==> flow/design.v <==
module fa(
    input a,
    input b,
    input cin,
    output s,
    output cout
);
    assign s = a ^ b  ^ cin;
    assign cout = (a & b) ^ (cin & (a ^ b));
endmodule
module ha(
    input a,
    input b,
    output s,
    output cout
);
    assign s = a ^ b;
    assign cout = a & b;
endmodule
module basic_unit_ha_and(
    input in_x,
    input in_a,
    input in_b,
    output s,
    output cout
);
    wire in_y;
    assign in_y = in_a & in_b;
    assign s = in_x ^ in_y;
    assign cout = in_x & in_y;
endmodule
module basic_unit_fa_and(
    input in_x,
    input in_a,
    input in_b,
    input cin,
    output s,
    output cout
);
    wire in_y;
    assign in_y = in_a & in_b;
    assign s = in_x ^ in_y ^ cin;
    assign cout = (in_x & in_y) ^ (cin & (in_x ^ in_y));
endmodule
module adder_16bit(
    input   [15:0] a,
    input   [15:0] b,
    output  [15:0] out
);
    wire [15:0] s;
    wire [15:0] cout;
    ha i_ha_0 (.a(a[0]), .b(b[0]), .s(s[0]), .cout(cout[0]));
    generate 
        genvar i_adder;
        for(i_adder=1; i_adder<16; i_adder=i_adder+1) begin: adder_for_bits
            fa i_fa (.a(a[i_adder]), .b(b[i_adder]), .cin(cout[i_adder-1]), .s(s[i_adder]), .cout(cout[i_adder]));
        end
    endgenerate
    assign out[15:0] = s[15:0];
endmodule
module lut(
    input [3:0] index,
    output reg [15:0] ei_radian,
    output reg [15:0] tanei
);
    always@(*)
    begin
        case(index)
        4'b0000: begin
            ei_radian = 16'b0000000000000000;
            tanei = 16'h0000;
        end
        4'b0001: begin
            ei_radian = 16'b0110010010000111;
            tanei = 16'h8000;
        end
        4'b0010: begin
            ei_radian = 16'b0011101101011000;
            tanei = 16'h4000;
        end
        4'b0011: begin
            ei_radian = 16'b0001111101011011;
            tanei = 16'h2000;
        end
        4'b0100: begin
            ei_radian = 16'b0000111111101010;
            tanei = 16'h1000;
        end
        4'b0101: begin
            ei_radian = 16'b0000011111111101;
            tanei = 16'h0800;
        end
        4'b0110: begin
            ei_radian = 16'b0000001111111111;
            tanei = 16'h0400;
        end
        4'b0111: begin
            ei_radian = 16'b0000000111111111;
            tanei = 16'h0200;
        end
        4'b1000: begin
            ei_radian = 16'b0000000011111111;
            tanei = 16'h0100;
        end
        4'b1001: begin
            ei_radian = 16'b0000000001111111;
            tanei = 16'h0080;
        end
        4'b1010: begin
            ei_radian = 16'b0000000000111111;
            tanei = 16'h0040;
        end
        4'b1011: begin
            ei_radian = 16'b0000000000011111;
            tanei = 16'h0020;
        end
        4'b1100: begin
            ei_radian = 16'b0000000000001111;
            tanei = 16'h0010;
        end
        4'b1101: begin
            ei_radian = 16'b0000000000000111;
            tanei = 16'h0008;
        end
        4'b1110: begin
            ei_radian = 16'b0000000000000011;
            tanei = 16'h0004;
        end
        4'b1110: begin
            ei_radian = 16'b0000000000000001;
            tanei = 16'h0002;
        end
        default: begin
            ei_radian = 16'b0000000000000000;
            tanei = 16'h0000;
        end
        endcase
    end
endmodule
module add_or_sub_unit(
    input neg,
    input [15:0] ei_radian,
    input [15:0] inner_angle,
    output [15:0] new_inner_angle
);
    wire [15:0] signed_ei_radian;
    assign signed_ei_radian = neg ? {{~{ei_radian}+1}} : ei_radian;
    adder_16bit i_adder_16b_0 (.a(signed_ei_radian), .b(inner_angle), .out(new_inner_angle));
endmodule
module unsigned_unit_first_line(
    input [15:0] in_a,
    input  in_b,
    output [15:0] s
);
    generate
        genvar i_and;
        for(i_and=0;i_and<16;i_and=i_and+1) begin: unsigned_unit_second_line_generate
            assign s[i_and] = in_a[i_and] & in_b;
        end
    endgenerate
endmodule
module unsigned_unit_second_line(
    input [15:0] in_x,
    input [15:0] in_a,
    input  in_b,
    output [15:0] s,
    output [15:0] cout
);
    generate
        genvar i_buh;
        for(i_buh=0;i_buh<16;i_buh=i_buh+1) begin: unsigned_unit_second_line_generate
            basic_unit_ha_and   i_buha  (.in_x(in_x[i_buh]), .in_a(in_a[i_buh]), .in_b(in_b), .s(s[i_buh]), .cout(cout[i_buh]));
        end
    endgenerate
endmodule
module unsigned_unit_line(
    input [15:0] in_x,
    input [15:0] in_a,
    input  in_b,
    input [15:0] cin,
    output [15:0] s,
    output [15:0] cout
);
    generate
        genvar i_buf;
        for(i_buf=0;i_buf<16;i_buf=i_buf+1) begin: unsigned_unit_second_line_generate
            basic_unit_fa_and   i_bufa  (.in_x(in_x[i_buf]), .in_a(in_a[i_buf]), .in_b(in_b), .cin(cin[i_buf]), .s(s[i_buf]), .cout(cout[i_buf]));
        end
    endgenerate
endmodule
module multiply_and_add_unit(
    input [15:0] in,
    input [15:0] a,
    input [15:0] b,
    input neg,
    output [15:0] out
);
    wire [15:0] s_line [15:0];
    wire [15:0] cout_line [15:1];
    unsigned_unit_first_line    i_bul_0 (.in_a(a), .in_b(b[0]), .s(s_line[0]));
    unsigned_unit_second_line   i_bul_1 (.in_x({1'b0, s_line[0][15:1]}), .in_a(a), .in_b(b[1]), .s(s_line[1]), .cout(cout_line[1]));
    unsigned_unit_line          i_bul_2 (.in_x({1'b0, s_line[1][15:1]}), .in_a(a), .in_b(b[2]), .cin(cout_line[1]), .s(s_line[2]), .cout(cout_line[2]));
    generate
        genvar i_bul_mac;
        for(i_bul_mac=2;i_bul_mac<16;i_bul_mac=i_bul_mac+1) begin: unsigned_unit_line_generate
            unsigned_unit_line  i_bul_mac_unit (.in_x({1'b0, s_line[i_bul_mac-1][15:1]}), .in_a(a), .in_b(b[i_bul_mac]), .cin(cout_line[i_bul_mac-1]), .s(s_line[i_bul_mac]), .cout(cout_line[i_bul_mac]));
        end
    endgenerate
    wire [31:0] product_32b;
    generate
        genvar i_s;
        for(i_s=0;i_s<16;i_s=i_s+1) begin: unsigned_output_low_generate
            assign product_32b[i_s] = s_line[i_s][0];
        end
    endgenerate
    adder_16bit i_adder_16b_0 (.a({s_line[15][15:0]}), .b(cout_line[15]), .out(product_32b[31:16]));
    wire [15:0] pos_or_neg;
    assign pos_or_neg = neg ? {{~{product_32b[31:16]}+1}} : {product_32b[31:16]};
    adder_16bit i_adder_16b_1 (.a(in), .b(pos_or_neg), .out(out));
endmodule
module cordic (
    input clk,
    input rst_n,
    input start,
    input [15:0] angle,
    output reg [15:0] cos,
    output reg [15:0] sin
);
    reg [15:0] sampled_angle;
    reg [15:0] inner_angle;
    reg working;
    reg [3:0] state;
    wire [15:0] ei_radian;
    wire [15:0] tanei;
    wire [15:0] new_inner_angle;
    wire [15:0] new_sin;
    wire [15:0] new_cos;
    wire neg;
    always@(posedge clk or negedge rst_n) begin
        if (!rst_n == 1'b1) begin
            sampled_angle <= 16'b0;
        end
        else begin
            if (start == 1'b1) begin
                sampled_angle <= angle;
            end
            else begin
                sampled_angle <= sampled_angle;
            end
        end
    end
    always@(posedge clk or negedge rst_n) begin
        if (!rst_n == 1'b1) begin
            inner_angle <= 16'b0;
        end
        else begin
            if (start == 1'b1) begin
                inner_angle <= 16'b0;
            end
            else begin
                inner_angle <= new_inner_angle;
            end
        end
    end
    always@(posedge clk or negedge rst_n) begin
        if (!rst_n == 1'b1) begin
            working <= 1'b0;
        end
        else begin
            if (start == 1'b1) begin
                working <= 1'b1;
            end
            else begin
                if (state == 4'b1111) begin
                    working <= 1'b0;
                end
                else begin
                    working <= working;
                end
            end
        end
    end
    always@(posedge clk or negedge rst_n) begin
        if (!rst_n == 1'b1) begin
            state <= 4'b0;
        end
        else begin
            if (start == 1'b1) begin
                state <= 4'b0;
            end
            else begin
                if (working == 1'b0) begin
                    state <= 4'b0;
                end
                else begin
                    state <= state + 1;
                end
            end
        end
    end
    always@(posedge clk or negedge rst_n) begin
        if (!rst_n == 1'b1) begin
            sin <= 16'b0;
        end
        else begin
            if (start == 1'b1) begin
                sin <= 16'b0;
            end
            else begin
                if (working == 1'b0) begin
                    sin <= sin;
                end
                else begin
                    sin <= new_sin;
                end
            end
        end
    end
    always@(posedge clk or negedge rst_n) begin
        if (!rst_n == 1'b1) begin
            cos <= 16'b0;
        end
        else begin
            if (start == 1'b1) begin
                cos <= 16'b0100110110111010;
            end
            else begin
                if (working == 1'b0) begin
                    cos <= cos;
                end
                else begin
                    cos <= new_cos;
                end
            end
        end
    end
    lut i_lut_0 (.index(state), .ei_radian(ei_radian),  .tanei(tanei));
    assign neg = (inner_angle <= sampled_angle) ? 0 : 1;
    add_or_sub_unit i_aoru (.neg(neg), .ei_radian(ei_radian), .inner_angle(inner_angle), .new_inner_angle(new_inner_angle));
    multiply_and_add_unit i_mac_cos (.in(cos), .a(tanei), .b(sin), .neg(~neg), .out(new_cos));
    multiply_and_add_unit i_mac_sin (.in(sin), .a(tanei), .b(cos), .neg(neg), .out(new_sin));
endmodule
# Reports on cordic
# The steps from the RTL of cordic to its reports follow in flow order.
# Lines are those of the file above, counted from 1.
# A cell with - has no value.
[design]
design = "cordic"
clock = "clk"
lib = "sky130hd"
lib_corner = "tt_025C_1v80"

# Word level
# Counts by Yosys on the flattened word-level netlist (proc, flatten, opt, wreduce; memories kept). Register bits leave out memories and registers merged into their read ports (data or address). Print and check cells are left out.
# Yosys's memory passes give these memory sizes; they may raise the number of words (mostly to a power of two), join words into wider ones and drop unused or constant bits.
[bits]
in_bits = 19
elab_cells = 3041
romBits = 464
ff_bits = 69
memories = 1
output_inout_bits = 32
[memory_table]
columns = ["memory", "words", "word_bits", "read_ports", "write_ports", "line_no", "source"]
rows = [
  ["(name not given)", 16, 29, 1, 0, 68, "case(index)"],
]
[classes]
add_sub_neg = 4
compare = 1
mux = 13
n_eq = 1
reduce_and_logical = 2
n_logic = 3013
[ops]
columns = ["operator", "count"]
rows = [
  ["1-bit XOR", 1485],
  ["1-bit AND", 1463],
  ["16-bit 2-to-1 mux", 8],
  ["1-bit AND with constant A", 62],
  ["16-bit by 1-bit adder with 16-bit output with constant B", 3],
  ["16-bit inverter", 3],
  ["16-bit <= comparator", 1],
  ["4-bit 2-to-1 mux", 2],
  ["2-bit nonzero test", 2],
  ["4-bit by 1-bit adder with 4-bit output with constant B", 1],
  ["4-bit equality test with constant B", 1],
  ["1-bit 2-to-1 mux", 3],
]

# Logic depth
# Longest topological path by Yosys (ltp), each cell counted once; first at word level (registers and memories cut), then after technology mapping (sequential cells cut; the memories' decode and read muxes count).
[logic_depth]
word_depth = 96
abc_area = 0
mapped_depth = 57
depth_no_buf = 54

# Mapped cells and area
# The flow's flattened synthesis, as Yosys stat reports it; memories are mapped. The netlist is that of the ABC_AREA named above (0 if unset); the other value can give another one.
# Totals and module areas in this step are rounded.
[mapped]
ffs = 69
sequential_area_um2 = 1700
buf_cells = 159
mapped_area_um2 = 17000
cell_count = 1772
[by_type]
columns = ["type", "count", "area_total_um2"]
rows = [
  ["sky130_fd_sc_hd__fa_1", 408, 8.17E+03],
  ["sky130_fd_sc_hd__dfrtp_1", 69, 1.73E+03],
  ["sky130_fd_sc_hd__and3_1", 233, 1.46E+03],
  ["sky130_fd_sc_hd__ha_1", 79, 988.448],
  ["sky130_fd_sc_hd__and2_1", 125, 782],
  ["sky130_fd_sc_hd__inv_1", 201, 754.474],
  ["sky130_fd_sc_hd__nand2_1", 150, 563.04],
  ["sky130_fd_sc_hd__clkbuf_1", 121, 454.186],
  ["sky130_fd_sc_hd__mux2i_1", 26, 260.25],
  ["sky130_fd_sc_hd__buf_4", 32, 240.23],
  ["sky130_fd_sc_hd__nor2_1", 63, 236.477],
  ["sky130_fd_sc_hd__xor2_1", 27, 236.477],
  ["sky130_fd_sc_hd__xnor2_1", 23, 201.443],
  ["sky130_fd_sc_hd__o21ai_0", 40, 200.192],
  ["sky130_fd_sc_hd__nand2b_1", 21, 131.376],
  ["sky130_fd_sc_hd__nor2b_1", 21, 131.376],
  ["sky130_fd_sc_hd__a21oi_1", 18, 90.086],
  ["sky130_fd_sc_hd__nand3_1", 12, 60.058],
]
# Not listed: further types 39, cells in them 103.

# Timing after synthesis
# Source: OpenSTA report_checks on the synthesized netlist (no wires, ideal clock, input and output delay 20% of the period each), path of least setup slack; recovery checks are left aside. Register names are those of the netlist, which keeps one name where synthesis merged equal registers.
[synth_path]
path_type = "reg-to-reg"
startpoint = "reg state[1]"
endpoint = "reg sin[15]"
clock_period_ps = 16000
setup_time_ps = 125
t_required_ps = 15875
n_path_buf = 3
arrival_time_ps = 15288
setup_slack_ps = 587
launch_ps = 0
driving_pins = 46
path_delay_ps = 15413
period_less_setup_slack_ps = 15413
# "path_delay_ps" is the arrival time less input delay plus setup time.
# "driving_pins": output pins that drive a net of the path, with the launching flip-flop's if there is one; two outputs of one cell count as two.
# "period_less_setup_slack_ps" is the clock period less the worst setup slack; recovery checks do not enter. This is arithmetic on one report: input and output delays are still those of the set period (20% each).
# The rows between start and end are the longest chain of elaborated cells between them; the timing report does not say that the signal goes this way. Where chains are equally long, one stands for them.
# A line is the first line of the expression or statement that the cell stems from. Yosys adds cells for indexed reads and writes and turns some case tables into memories.
# The chain passes a memory read, where the word-level depth is cut; so it can be longer than that depth.
# A register here has more assigning lines than the two given.
[synth_via]
path_cell_list = "sky130_fd_sc_hd__dfrtp_1 > sky130_fd_sc_hd__clkbuf_1 > sky130_fd_sc_hd__inv_1 > sky130_fd_sc_hd__ha_1 > sky130_fd_sc_hd__clkbuf_1 > sky130_fd_sc_hd__clkbuf_1 > sky130_fd_sc_hd__and3_1 > sky130_fd_sc_hd__ha_1 > sky130_fd_sc_hd__fa_1 > sky130_fd_sc_hd__fa_1 > sky130_fd_sc_hd__fa_1 > sky130_fd_sc_hd__fa_1 > sky130_fd_sc_hd__fa_1 > sky130_fd_sc_hd__fa_1 > sky130_fd_sc_hd__fa_1 > sky130_fd_sc_hd__fa_1 > sky130_fd_sc_hd__fa_1 > sky130_fd_sc_hd__fa_1 > [... 10 more ...] > sky130_fd_sc_hd__fa_1 > sky130_fd_sc_hd__fa_1 > sky130_fd_sc_hd__fa_1 > sky130_fd_sc_hd__fa_1 > sky130_fd_sc_hd__fa_1 > sky130_fd_sc_hd__fa_1 > sky130_fd_sc_hd__fa_1 > sky130_fd_sc_hd__fa_1 > sky130_fd_sc_hd__fa_1 > sky130_fd_sc_hd__inv_1 > sky130_fd_sc_hd__fa_1 > sky130_fd_sc_hd__inv_1 > sky130_fd_sc_hd__fa_1 > sky130_fd_sc_hd__xor2_1 > sky130_fd_sc_hd__xnor2_1 > sky130_fd_sc_hd__or3_1 > sky130_fd_sc_hd__a21oi_1 > sky130_fd_sc_hd__mux2_2"
elab_chain_len = 69
cone_cells = 1427
classes_between = "1 x add/sub; 3 x mux; 1422 x logic; 1 x memory"
[synth_rtl]
columns = ["item", "line_no", "source"]
rows = [
  ["start, declared", 232, "reg [3:0] state;"],
  ["start, assigned", 285, "state <= 4'b0;"],
  ["start, assigned", 296, "state <= state + 1;"],
  ["memory read 16 x 29 bit", 68, "case(index)"],
  ["1-bit AND", 158, "assign s[i_and] = in_a[i_and] & in_b;"],
  ["1-bit XOR", 29, "assign s = in_x ^ in_y;"],
  ["1-bit XOR", 43, "assign cout = (in_x & in_y) ^ (cin & (in_x ^ in_y));"],
  ["1-bit AND", 43, ""],
  ["1-bit XOR", 43, ""],
  ["1-bit AND", 43, ""],
  ["[... 54 more ...]", "-", ""],
  ["1-bit XOR", 8, "assign s = a ^ b  ^ cin;"],
  ["16-bit inverter", 218, ""],
  ["16-bit by 1-bit adder with 16-bit output", 218, ""],
  ["16-bit 2-to-1 mux", 218, ""],
  ["1-bit XOR (2 in a row)", 8, ""],
  ["16-bit 2-to-1 mux", 310, "if (working == 1'b0) begin"],
  ["16-bit 2-to-1 mux", 306, "if (start == 1'b1) begin"],
  ["end, assigned", 311, "sin <= sin;"],
  ["end, assigned", 314, "sin <= new_sin;"],
  ["end, declared", 227, "output reg [15:0] sin"],
]

# Timing after layout
# Path of least setup slack in the final report of job 1 (OpenROAD, finished layout, wires in). Where an end is a register, its clock arrival counts in the times.
# The path's times are printed in steps of 10 ps; the period is the one set.
[layout_path]
path_type = "reg-to-reg"
startpoint = "reg state[1]"
endpoint = "reg cos[15]"
clock_period_ps = 15800
setup_time_ps = 70
arrival_time_ps = 15450
launch_ps = 370
n_path_buf = 3
driving_pins = 49
setup_slack_ps = 650
t_required_ps = 16100
# The rows between start and end are the longest chain of elaborated cells between them; the timing report does not say that the signal goes this way. Where chains are equally long, one stands for them.
# The chain passes a memory read, where the word-level depth is cut; so it can be longer than that depth.
# A register here has more assigning lines than the two given.
[layout_via]
path_cell_list = "sky130_fd_sc_hd__dfrtp_2 > sky130_fd_sc_hd__clkbuf_8 > sky130_fd_sc_hd__inv_4 > sky130_fd_sc_hd__ha_4 > sky130_fd_sc_hd__clkbuf_16 > sky130_fd_sc_hd__clkbuf_16 > sky130_fd_sc_hd__and3_1 > sky130_fd_sc_hd__ha_1 > sky130_fd_sc_hd__fa_2 > sky130_fd_sc_hd__fa_1 > sky130_fd_sc_hd__fa_2 > sky130_fd_sc_hd__fa_1 > sky130_fd_sc_hd__fa_2 > sky130_fd_sc_hd__fa_1 > sky130_fd_sc_hd__fa_1 > sky130_fd_sc_hd__fa_1 > sky130_fd_sc_hd__fa_1 > sky130_fd_sc_hd__fa_1 > [... 13 more ...] > sky130_fd_sc_hd__fa_2 > sky130_fd_sc_hd__fa_2 > sky130_fd_sc_hd__fa_2 > sky130_fd_sc_hd__fa_2 > sky130_fd_sc_hd__inv_1 > sky130_fd_sc_hd__fa_2 > sky130_fd_sc_hd__xnor2_1 > sky130_fd_sc_hd__fa_1 > sky130_fd_sc_hd__inv_1 > sky130_fd_sc_hd__fa_1 > sky130_fd_sc_hd__inv_1 > sky130_fd_sc_hd__fa_2 > sky130_fd_sc_hd__fa_2 > sky130_fd_sc_hd__xnor2_2 > sky130_fd_sc_hd__xnor2_1 > sky130_fd_sc_hd__and3_1 > sky130_fd_sc_hd__or4_1 > sky130_fd_sc_hd__a21oi_2"
elab_chain_len = 69
cone_cells = 1427
classes_between = "1 x add/sub; 3 x mux; 1422 x logic; 1 x memory"
[layout_rtl]
columns = ["item", "line_no", "source"]
rows = [
  ["start, declared", 232, "reg [3:0] state;"],
  ["start, assigned", 285, "state <= 4'b0;"],
  ["start, assigned", 296, "state <= state + 1;"],
  ["memory read 16 x 29 bit", 68, "case(index)"],
  ["1-bit AND", 158, "assign s[i_and] = in_a[i_and] & in_b;"],
  ["1-bit XOR", 29, "assign s = in_x ^ in_y;"],
  ["1-bit XOR", 43, "assign cout = (in_x & in_y) ^ (cin & (in_x ^ in_y));"],
  ["1-bit AND", 43, ""],
  ["1-bit XOR", 43, ""],
  ["1-bit AND", 43, ""],
  ["[... 54 more ...]", "-", ""],
  ["1-bit XOR", 8, "assign s = a ^ b  ^ cin;"],
  ["16-bit inverter", 218, ""],
  ["16-bit by 1-bit adder with 16-bit output", 218, ""],
  ["16-bit 2-to-1 mux", 218, ""],
  ["1-bit XOR (2 in a row)", 8, ""],
  ["16-bit 2-to-1 mux", 328, "if (working == 1'b0) begin"],
  ["16-bit 2-to-1 mux", 324, "if (start == 1'b1) begin"],
  ["end, assigned", 329, "cos <= cos;"],
  ["end, assigned", 332, "cos <= new_cos;"],
  ["end, declared", 226, "output reg [15:0] cos,"],
]

# Design cordic on sky130hd. What follows are 4 stored runs of the flow, each under its own settings; their order means nothing. The constraints put input and output delay at 20% of the set period each and load the outputs with 0.01 pF.
# The measured numbers are rounded.

[[run]]
name = "job 1"
[run.settings]
CAP_MARGIN = 5
CELL_PAD_IN_SITES_DETAIL_PLACEMENT = 0
CORE_ASPECT_RATIO = 0.66
CORE_MARGIN = 9
CORE_UTILIZATION = 41
CTS_CLUSTER_DIAMETER = 197
CTS_CLUSTER_SIZE = 18
GPL_ROUTABILITY_DRIVEN = 0
GPL_TIMING_DRIVEN = 0
MAX_ROUTING_LAYER = "met4"
MIN_ROUTING_LAYER = "met2"
PLACE_DENSITY = 0.42
SETUP_SLACK_MARGIN = 1.16
SLEW_MARGIN = 25
period_ns = 15.8
[run.results]
yosys.chip_area_um2 = 17000
ws_hold_ps = 520
stdcell_area_um2 = 21000
final_setup_ws_ps = 650
final_die_area_um2 = 51000

[[run]]
name = "job 2"
[run.settings]
CAP_MARGIN = 30
CORE_ASPECT_RATIO = 1.45
CORE_UTILIZATION = 40
GPL_ROUTABILITY_DRIVEN = 0
GPL_TIMING_DRIVEN = 0
HOLD_SLACK_MARGIN = 0.11
MAX_ROUTING_LAYER = "met4"
MIN_ROUTING_LAYER = "met2"
period_ns = 16.0
CORE_MARGIN = 2
SLEW_MARGIN = 20
[run.results]
yosys.chip_area_um2 = 17000
ws_hold_ps = 520
stdcell_area_um2 = 20000
final_setup_ws_ps = 360
final_die_area_um2 = 45000

[[run]]
name = "job 3"
[run.settings]
CAP_MARGIN = 40
CELL_PAD_IN_SITES_GLOBAL_PLACEMENT = 3
CORE_ASPECT_RATIO = 1.45
CORE_MARGIN = 10
CORE_UTILIZATION = 54
CTS_CLUSTER_DIAMETER = 96
GPL_ROUTABILITY_DRIVEN = 0
GPL_TIMING_DRIVEN = 0
HOLD_SLACK_MARGIN = 0.11
MAX_ROUTING_LAYER = "met5"
MIN_ROUTING_LAYER = "met2"
SETUP_SLACK_MARGIN = 1.09
period_ns = 16.0
SLEW_MARGIN = 20
[run.results]
outcome = "stopped before the end: placement reported GPL-0301"

[[run]]
name = "job 4"
[run.settings]
CAP_MARGIN = 35
CORE_UTILIZATION = 37
GPL_ROUTABILITY_DRIVEN = 1
GPL_TIMING_DRIVEN = 1
MAX_ROUTING_LAYER = "met5"
MIN_ROUTING_LAYER = "met1"
PLACE_DENSITY_LB_ADDON = 0.29
SETUP_SLACK_MARGIN = 5.0
period_ns = 20.4
CORE_MARGIN = 2
SLEW_MARGIN = 20
[run.results]
yosys.chip_area_um2 = 17000
ws_hold_ps = 530
stdcell_area_um2 = 19000
final_setup_ws_ps = 5500
final_die_area_um2 = 49000
